==> flow/design.v <==
module part2 (
    clear,
    clock,
    digit,
    digit_valid,
    end_of_line,
    total,
    line_result
);
    input clear;
    input clock;
    input [3:0] digit;
    input digit_valid;
    input end_of_line;
    output [63:0] total;
    output [47:0] line_result;
    wire [63:0] _205;
    wire [47:0] _38;
    wire [43:0] _196;
    wire [47:0] _197;
    wire [47:0] _193;
    wire [47:0] _186;
    wire [47:0] _172;
    wire [47:0] _158;
    wire [47:0] _144;
    wire [47:0] _130;
    wire [47:0] _116;
    wire [47:0] _102;
    wire [47:0] _88;
    wire [47:0] _74;
    wire [47:0] _60;
    wire vdd;
    wire _3;
    wire _5;
    wire [47:0] _49;
    wire [3:0] _7;
    wire [47:0] _45;
    wire _46;
    wire _47;
    wire [47:0] _50;
    wire [47:0] _52;
    wire [47:0] _8;
    reg [47:0] _43;
    wire [47:0] _9;
    wire [95:0] _57;
    wire [47:0] _58;
    wire [47:0] _61;
    wire _62;
    wire _63;
    wire [47:0] _64;
    wire [47:0] _66;
    wire [47:0] _10;
    reg [47:0] _55;
    wire [47:0] _11;
    wire [95:0] _71;
    wire [47:0] _72;
    wire [47:0] _75;
    wire _76;
    wire _77;
    wire [47:0] _78;
    wire [47:0] _80;
    wire [47:0] _12;
    reg [47:0] _69;
    wire [47:0] _13;
    wire [95:0] _85;
    wire [47:0] _86;
    wire [47:0] _89;
    wire _90;
    wire _91;
    wire [47:0] _92;
    wire [47:0] _94;
    wire [47:0] _14;
    reg [47:0] _83;
    wire [47:0] _15;
    wire [95:0] _99;
    wire [47:0] _100;
    wire [47:0] _103;
    wire _104;
    wire _105;
    wire [47:0] _106;
    wire [47:0] _108;
    wire [47:0] _16;
    reg [47:0] _97;
    wire [47:0] _17;
    wire [95:0] _113;
    wire [47:0] _114;
    wire [47:0] _117;
    wire _118;
    wire _119;
    wire [47:0] _120;
    wire [47:0] _122;
    wire [47:0] _18;
    reg [47:0] _111;
    wire [47:0] _19;
    wire [95:0] _127;
    wire [47:0] _128;
    wire [47:0] _131;
    wire _132;
    wire _133;
    wire [47:0] _134;
    wire [47:0] _136;
    wire [47:0] _20;
    reg [47:0] _125;
    wire [47:0] _21;
    wire [95:0] _141;
    wire [47:0] _142;
    wire [47:0] _145;
    wire _146;
    wire _147;
    wire [47:0] _148;
    wire [47:0] _150;
    wire [47:0] _22;
    reg [47:0] _139;
    wire [47:0] _23;
    wire [95:0] _155;
    wire [47:0] _156;
    wire [47:0] _159;
    wire _160;
    wire _161;
    wire [47:0] _162;
    wire [47:0] _164;
    wire [47:0] _24;
    reg [47:0] _153;
    wire [47:0] _25;
    wire [95:0] _169;
    wire [47:0] _170;
    wire [47:0] _173;
    wire _174;
    wire _175;
    wire [47:0] _176;
    wire [47:0] _178;
    wire [47:0] _26;
    reg [47:0] _167;
    wire [47:0] _27;
    wire [95:0] _183;
    wire [47:0] _184;
    wire [47:0] _187;
    wire _188;
    wire _189;
    wire [47:0] _190;
    wire [47:0] _192;
    wire [47:0] _28;
    reg [47:0] _181;
    wire [47:0] _29;
    wire [95:0] _194;
    wire [47:0] _195;
    wire [47:0] _198;
    wire _199;
    wire _31;
    wire _200;
    wire [47:0] _201;
    wire _33;
    wire [47:0] _203;
    wire [47:0] _34;
    reg [47:0] _40;
    wire [15:0] _207;
    wire [63:0] _208;
    wire [63:0] _209;
    wire [63:0] _35;
    reg [63:0] _206;
    assign _205 = 64'b0000000000000000000000000000000000000000000000000000000000000000;
    assign _38 = 48'b000000000000000000000000000000000000000000000000;
    assign _196 = 44'b00000000000000000000000000000000000000000000;
    assign _197 = { _196,
                    _7 };
    assign _193 = 48'b000000000000000000000000000000000000000000001010;
    assign _186 = { _196,
                    _7 };
    assign _172 = { _196,
                    _7 };
    assign _158 = { _196,
                    _7 };
    assign _144 = { _196,
                    _7 };
    assign _130 = { _196,
                    _7 };
    assign _116 = { _196,
                    _7 };
    assign _102 = { _196,
                    _7 };
    assign _88 = { _196,
                   _7 };
    assign _74 = { _196,
                   _7 };
    assign _60 = { _196,
                   _7 };
    assign vdd = 1'b1;
    assign _3 = clear;
    assign _5 = clock;
    assign _49 = { _196,
                   _7 };
    assign _7 = digit;
    assign _45 = { _196,
                   _7 };
    assign _46 = _43 < _45;
    assign _47 = _31 & _46;
    assign _50 = _47 ? _49 : _43;
    assign _52 = _33 ? _38 : _50;
    assign _8 = _52;
    always @(posedge _5) begin
        if (_3)
            _43 <= _38;
        else
            _43 <= _8;
    end
    assign _9 = _43;
    assign _57 = _9 * _193;
    assign _58 = _57[47:0];
    assign _61 = _58 + _60;
    assign _62 = _55 < _61;
    assign _63 = _31 & _62;
    assign _64 = _63 ? _61 : _55;
    assign _66 = _33 ? _38 : _64;
    assign _10 = _66;
    always @(posedge _5) begin
        if (_3)
            _55 <= _38;
        else
            _55 <= _10;
    end
    assign _11 = _55;
    assign _71 = _11 * _193;
    assign _72 = _71[47:0];
    assign _75 = _72 + _74;
    assign _76 = _69 < _75;
    assign _77 = _31 & _76;
    assign _78 = _77 ? _75 : _69;
    assign _80 = _33 ? _38 : _78;
    assign _12 = _80;
    always @(posedge _5) begin
        if (_3)
            _69 <= _38;
        else
            _69 <= _12;
    end
    assign _13 = _69;
    assign _85 = _13 * _193;
    assign _86 = _85[47:0];
    assign _89 = _86 + _88;
    assign _90 = _83 < _89;
    assign _91 = _31 & _90;
    assign _92 = _91 ? _89 : _83;
    assign _94 = _33 ? _38 : _92;
    assign _14 = _94;
    always @(posedge _5) begin
        if (_3)
            _83 <= _38;
        else
            _83 <= _14;
    end
    assign _15 = _83;
    assign _99 = _15 * _193;
    assign _100 = _99[47:0];
    assign _103 = _100 + _102;
    assign _104 = _97 < _103;
    assign _105 = _31 & _104;
    assign _106 = _105 ? _103 : _97;
    assign _108 = _33 ? _38 : _106;
    assign _16 = _108;
    always @(posedge _5) begin
        if (_3)
            _97 <= _38;
        else
            _97 <= _16;
    end
    assign _17 = _97;
    assign _113 = _17 * _193;
    assign _114 = _113[47:0];
    assign _117 = _114 + _116;
    assign _118 = _111 < _117;
    assign _119 = _31 & _118;
    assign _120 = _119 ? _117 : _111;
    assign _122 = _33 ? _38 : _120;
    assign _18 = _122;
    always @(posedge _5) begin
        if (_3)
            _111 <= _38;
        else
            _111 <= _18;
    end
    assign _19 = _111;
    assign _127 = _19 * _193;
    assign _128 = _127[47:0];
    assign _131 = _128 + _130;
    assign _132 = _125 < _131;
    assign _133 = _31 & _132;
    assign _134 = _133 ? _131 : _125;
    assign _136 = _33 ? _38 : _134;
    assign _20 = _136;
    always @(posedge _5) begin
        if (_3)
            _125 <= _38;
        else
            _125 <= _20;
    end
    assign _21 = _125;
    assign _141 = _21 * _193;
    assign _142 = _141[47:0];
    assign _145 = _142 + _144;
    assign _146 = _139 < _145;
    assign _147 = _31 & _146;
    assign _148 = _147 ? _145 : _139;
    assign _150 = _33 ? _38 : _148;
    assign _22 = _150;
    always @(posedge _5) begin
        if (_3)
            _139 <= _38;
        else
            _139 <= _22;
    end
    assign _23 = _139;
    assign _155 = _23 * _193;
    assign _156 = _155[47:0];
    assign _159 = _156 + _158;
    assign _160 = _153 < _159;
    assign _161 = _31 & _160;
    assign _162 = _161 ? _159 : _153;
    assign _164 = _33 ? _38 : _162;
    assign _24 = _164;
    always @(posedge _5) begin
        if (_3)
            _153 <= _38;
        else
            _153 <= _24;
    end
    assign _25 = _153;
    assign _169 = _25 * _193;
    assign _170 = _169[47:0];
    assign _173 = _170 + _172;
    assign _174 = _167 < _173;
    assign _175 = _31 & _174;
    assign _176 = _175 ? _173 : _167;
    assign _178 = _33 ? _38 : _176;
    assign _26 = _178;
    always @(posedge _5) begin
        if (_3)
            _167 <= _38;
        else
            _167 <= _26;
    end
    assign _27 = _167;
    assign _183 = _27 * _193;
    assign _184 = _183[47:0];
    assign _187 = _184 + _186;
    assign _188 = _181 < _187;
    assign _189 = _31 & _188;
    assign _190 = _189 ? _187 : _181;
    assign _192 = _33 ? _38 : _190;
    assign _28 = _192;
    always @(posedge _5) begin
        if (_3)
            _181 <= _38;
        else
            _181 <= _28;
    end
    assign _29 = _181;
    assign _194 = _29 * _193;
    assign _195 = _194[47:0];
    assign _198 = _195 + _197;
    assign _199 = _40 < _198;
    assign _31 = digit_valid;
    assign _200 = _31 & _199;
    assign _201 = _200 ? _198 : _40;
    assign _33 = end_of_line;
    assign _203 = _33 ? _38 : _201;
    assign _34 = _203;
    always @(posedge _5) begin
        if (_3)
            _40 <= _38;
        else
            _40 <= _34;
    end
    assign _207 = 16'b0000000000000000;
    assign _208 = { _207,
                    _40 };
    assign _209 = _206 + _208;
    assign _35 = _209;
    always @(posedge _5) begin
        if (_3)
            _206 <= _205;
        else
            if (_33)
                _206 <= _35;
    end
    assign total = _206;
    assign line_result = _40;
endmodule
Step by step through the tools: part2:

Tool output for the design above, in the order of the flow.
Lines are those of the file above, counted from 1.
Operators carry their Yosys type and port widths (W data, S select, Z words).
Cell names lack the library's common part.
The mark n/a stands for no value.

* design top: part2
* clock input: clock
* standard-cell library: sky130hd
* corner: tt_025C_1v80

Elaborated design:

Counts by Yosys on the flattened word-level netlist (proc, flatten, opt, wreduce; memories kept). Register bits leave out memories and registers merged into their read ports (data or address); mux counts leave out enables and synchronous resets folded into registers. Print and check cells are left out. Cells with the same type and inputs are merged into one.

* memory bits (writable): 0
* latch bits: 0
* cells after elaboration: 61
* memory cells: 0
* clocked read ports x word width: 0
* register bits: 596
* bits in read-only memories: 0

* eq/ne operators: 0
* multipliers: 11
* divide/modulo/power cells: 0
* bitwise logic cells: 12
* $add $sub $neg: 12
* multiplexer cells: 0
* shift-type cells: 0
* $lt $le $gt $ge: 12
* reduce/logical cells: 1

Operators with widths (number)
* $mul A48 B3 Y47 const B: 10
* $add A48 B4 Y48: 10
* $lt A48 B48 Y1: 10
* $add A64 B48 Y64: 1
* $lt A48 B9 Y1: 1
* $mul A4 B3 Y7 const B: 1
* $and A1 B1 Y1: 12
* $add A8 B4 Y9: 1
* $lt A4 B4 Y1: 1
* $reduce_or A2 Y1: 1

Longest topological paths:

Longest topological path by Yosys (ltp), each cell counted once; first at word level (registers and memories cut), then after technology mapping (sequential cells cut; the memories' decode and read muxes count).

* depth in word-level cells: 4
* ABC_AREA: 0
* depth in mapped cells: 29

After synthesis:

Source: synth_stat.txt of the flow (Yosys; design flattened, memories mapped). It holds for the ABC_AREA given above (unset counts as 0); a run with the other value may have another netlist.

* mapped cells: 6594
* chip area (Yosys): 0.0524253 mm^2
* flip-flop cells: 424

Cells by type
* ha_1: number 999, total area 1.25E+04 um^2
* dfxtp_1: number 424, total area 8.49E+03 um^2
* xnor2_1: number 305, total area 2.67E+03 um^2
* a21oi_1: number 515, total area 2.58E+03 um^2
* nor2_1: number 604, total area 2.27E+03 um^2
* xor2_1: number 237, total area 2.08E+03 um^2
* a21o_1: number 260, total area 1.95E+03 um^2
* a211oi_1: number 256, total area 1.92E+03 um^2
* nand2_1: number 448, total area 1.68E+03 um^2
* o21ai_0: number 327, total area 1636.57 um^2
* mux2i_1: number 95, total area 950.912 um^2
* nand4_1: number 145, total area 907.12 um^2
* nand3_1: number 179, total area 895.859 um^2
* clkbuf_1: number 225, total area 844.56 um^2
* nor3_1: number 157, total area 785.754 um^2
* inv_1: number 193, total area 724.445 um^2
* o21a_1: number 72, total area 540.518 um^2
* nand2b_1: number 82, total area 512.992 um^2

Not listed: further types 97, cells in them 1071.

Path before layout:

Path of least setup slack by OpenSTA after synthesis, without wires, with an ideal clock, recovery checks aside; 20% of the period is set as input and as output delay. Where synthesis merged equal registers, the netlist keeps one of their names.

* path type: register -> register
* start: reg _181[1]
* end: reg _40[30]
* setup slack: -0.303 ns
* clock period: 6.5 ns
* path delay: 6.804 ns
* time at the first pin: 0.000 ns
* setup time: 0.086 ns
* required time: 6.414 ns
* stages on the path: 29
* arrival time: 6.718 ns
* synthesis period reached: 6.803 ns

"path delay" = arrival - input delay + setup time.
"stages on the path" counts driving pins, that of a launching flip-flop among them; a cell with two outputs on the path counts twice.
"synthesis period reached" = period - worst setup slack (recovery checks aside). The figure is calculated, with input and output delays left at 20% of the set period.
The rows between start and end are the longest chain of elaborated cells between them; the timing report does not say that the signal goes this way. Where chains are equally long, one stands for them.
Each line given opens the expression or statement behind the cell; cells for indexed reads and writes are added by Yosys, which also makes memories of some case tables.

* cell sequence: dfxtp_1 > ha_1 > ha_1 > inv_1 > fa_1 > xnor2_1 > nand3b_1 > nor3_1 > o2111ai_1 > nor4_1 > and4b_1 > nor3b_1 > or4b_1 > buf_2 > nor3_1 > xor2_1 > ha_1 > a21o_1 > a21o_1 > a21o_1 > a21o_1 > a21o_1 > a21o_1 > a221o_1 > a31oi_1 > clkbuf_1 > clkbuf_1 > nor2_1 > a211oi_1
* length of the longest elaborated chain: 4
* elaborated cells between the ends (all ways): 4
* source lines of those cells: 4
* those cells by class: 1 x add/sub; 1 x mul; 1 x compare; 1 x logic

RTL lines, path after synthesis
* from (decl): RTL line 143 `reg [47:0] _181;`
* from (assign): RTL line 352 `_181 <= _38;`
* from (assign): RTL line 354 `_181 <= _28;`
* $mul A48 B3 Y47: RTL line 357 `assign _194 = _29 * _193;`
* $add A48 B4 Y48: RTL line 359 `assign _198 = _195 + _197;`
* $lt A48 B48 Y1: RTL line 360 `assign _199 = _40 < _198;`
* $and A1 B1 Y1: RTL line 362 `assign _200 = _31 & _199;`
* to (assign): RTL line 369 `_40 <= _38;`
* to (assign): RTL line 371 `_40 <= _34;`
* to (decl): RTL line 155 `reg [47:0] _40;`

Worst path after layout:

From the final timing report of entry A: the path of least setup slack in the routed layout; clock arrival at registers is part of the times.

* path type: register -> register
* start: reg _181[3]
* end: reg _40[2]
* time at the first pin: 0.62 ns
* stages on the path: 30
* required time: 7.05 ns
* setup slack: 0.08 ns
* setup time: 0.12 ns
* clock period: 6.5 ns
* arrival time: 6.97 ns

The rows between start and end are the longest chain of elaborated cells between them; the timing report does not say that the signal goes this way. Where chains are equally long, one stands for them.

* cell sequence: dfxtp_2 > ha_4 > ha_2 > inv_2 > fa_2 > nor2b_4 > o31a_1 > o211ai_1 > nand3_2 > buf_6 > a21oi_4 > xnor2_2 > nand4_1 > or4b_4 > buf_8 > nor4_4 > xnor2_2 > ha_1 > a21o_1 > a21o_1 > a21o_1 > a21o_1 > a21o_1 > a221o_1 > a31oi_4 > buf_12 > buf_4 > buf_4 > mux2i_1 > nor2_1
* length of the longest elaborated chain: 4
* elaborated cells between the ends (all ways): 4
* source lines of those cells: 4
* those cells by class: 1 x add/sub; 1 x mul; 1 x compare; 1 x logic

RTL lines, path after layout
* from (decl): RTL line 143 `reg [47:0] _181;`
* from (assign): RTL line 352 `_181 <= _38;`
* from (assign): RTL line 354 `_181 <= _28;`
* $mul A48 B3 Y47: RTL line 357 `assign _194 = _29 * _193;`
* $add A48 B4 Y48: RTL line 359 `assign _198 = _195 + _197;`
* $lt A48 B48 Y1: RTL line 360 `assign _199 = _40 < _198;`
* $and A1 B1 Y1: RTL line 362 `assign _200 = _31 & _199;`
* to (assign): RTL line 369 `_40 <= _38;`
* to (assign): RTL line 371 `_40 <= _34;`
* to (decl): RTL line 155 `reg [47:0] _40;`

Hand-over note for part2

5 stored runs of part2 in the flow (synthesis by Yosys, layout by OpenROAD, sky130hd cells), in arbitrary order. Constraints: input delay and output delay 20% of the set period each, output load 0.01 pF.
"power consumption" rests on the timing tool's default activity at the inputs, not on a simulated workload.

### Entry A

Settings: `CORE_ASPECT_RATIO=0.76`, `CORE_UTILIZATION=34`, `GPL_ROUTABILITY_DRIVEN=0`, `TNS_END_PERCENT=65`, `period_ns=6.5`, `CAP_MARGIN=20`, `CORE_MARGIN=2`, `SLEW_MARGIN=20`

- Sum of negative setup slack: 0.000 ns
- Chip area after synthesis (Yosys): 0.0524253 mm^2
- Die outline area: 0.157379 mm^2
- Lowest hold slack: 0.466 ns
- Utilization after layout: 0.4
- Power consumption: 16058 µW
- Setup slack of the worst path: 0.077 ns

### Entry B

Settings: `CELL_PAD_IN_SITES_DETAIL_PLACEMENT=1`, `CORE_MARGIN=8`, `CORE_UTILIZATION=66`, `CTS_CLUSTER_DIAMETER=61`, `HOLD_SLACK_MARGIN=0.14`, `MAX_ROUTING_LAYER=met4`, `MIN_ROUTING_LAYER=met1`, `PLACE_DENSITY_LB_ADDON=0.13`, `SETUP_SLACK_MARGIN=1.84`, `period_ns=9.22`, `CAP_MARGIN=20`, `SLEW_MARGIN=20`

No final report: clock tree synthesis broke off with DPL-0033.

### Entry C

Settings: `CORE_UTILIZATION=40`, `period_ns=5.04`, `CAP_MARGIN=20`, `CORE_MARGIN=2`, `SLEW_MARGIN=20`

- Sum of negative setup slack: -213.669 ns
- Chip area after synthesis (Yosys): 0.0524253 mm^2
- Die outline area: 0.133974 mm^2
- Lowest hold slack: 0.479 ns
- Utilization after layout: 0.614
- Power consumption: 27271 µW
- Setup slack of the worst path: -1.198 ns

### Entry D

Settings: `CORE_UTILIZATION=27`, `period_ns=6.39`, `CAP_MARGIN=20`, `CORE_MARGIN=2`, `SLEW_MARGIN=20`

- Sum of negative setup slack: 0.000 ns
- Chip area after synthesis (Yosys): 0.0524253 mm^2
- Die outline area: 0.197709 mm^2
- Lowest hold slack: 0.462 ns
- Utilization after layout: 0.332
- Power consumption: 17360 µW
- Setup slack of the worst path: 0.119 ns

### Entry E

Settings: `CORE_UTILIZATION=40`, `period_ns=6.5`, `CAP_MARGIN=20`, `CORE_MARGIN=2`, `SLEW_MARGIN=20`

- Sum of negative setup slack: 0.000 ns
- Chip area after synthesis (Yosys): 0.0524253 mm^2
- Die outline area: 0.133974 mm^2
- Lowest hold slack: 0.465 ns
- Utilization after layout: 0.474
- Power consumption: 16483 µW
- Setup slack of the worst path: 0.200 ns

End of note.
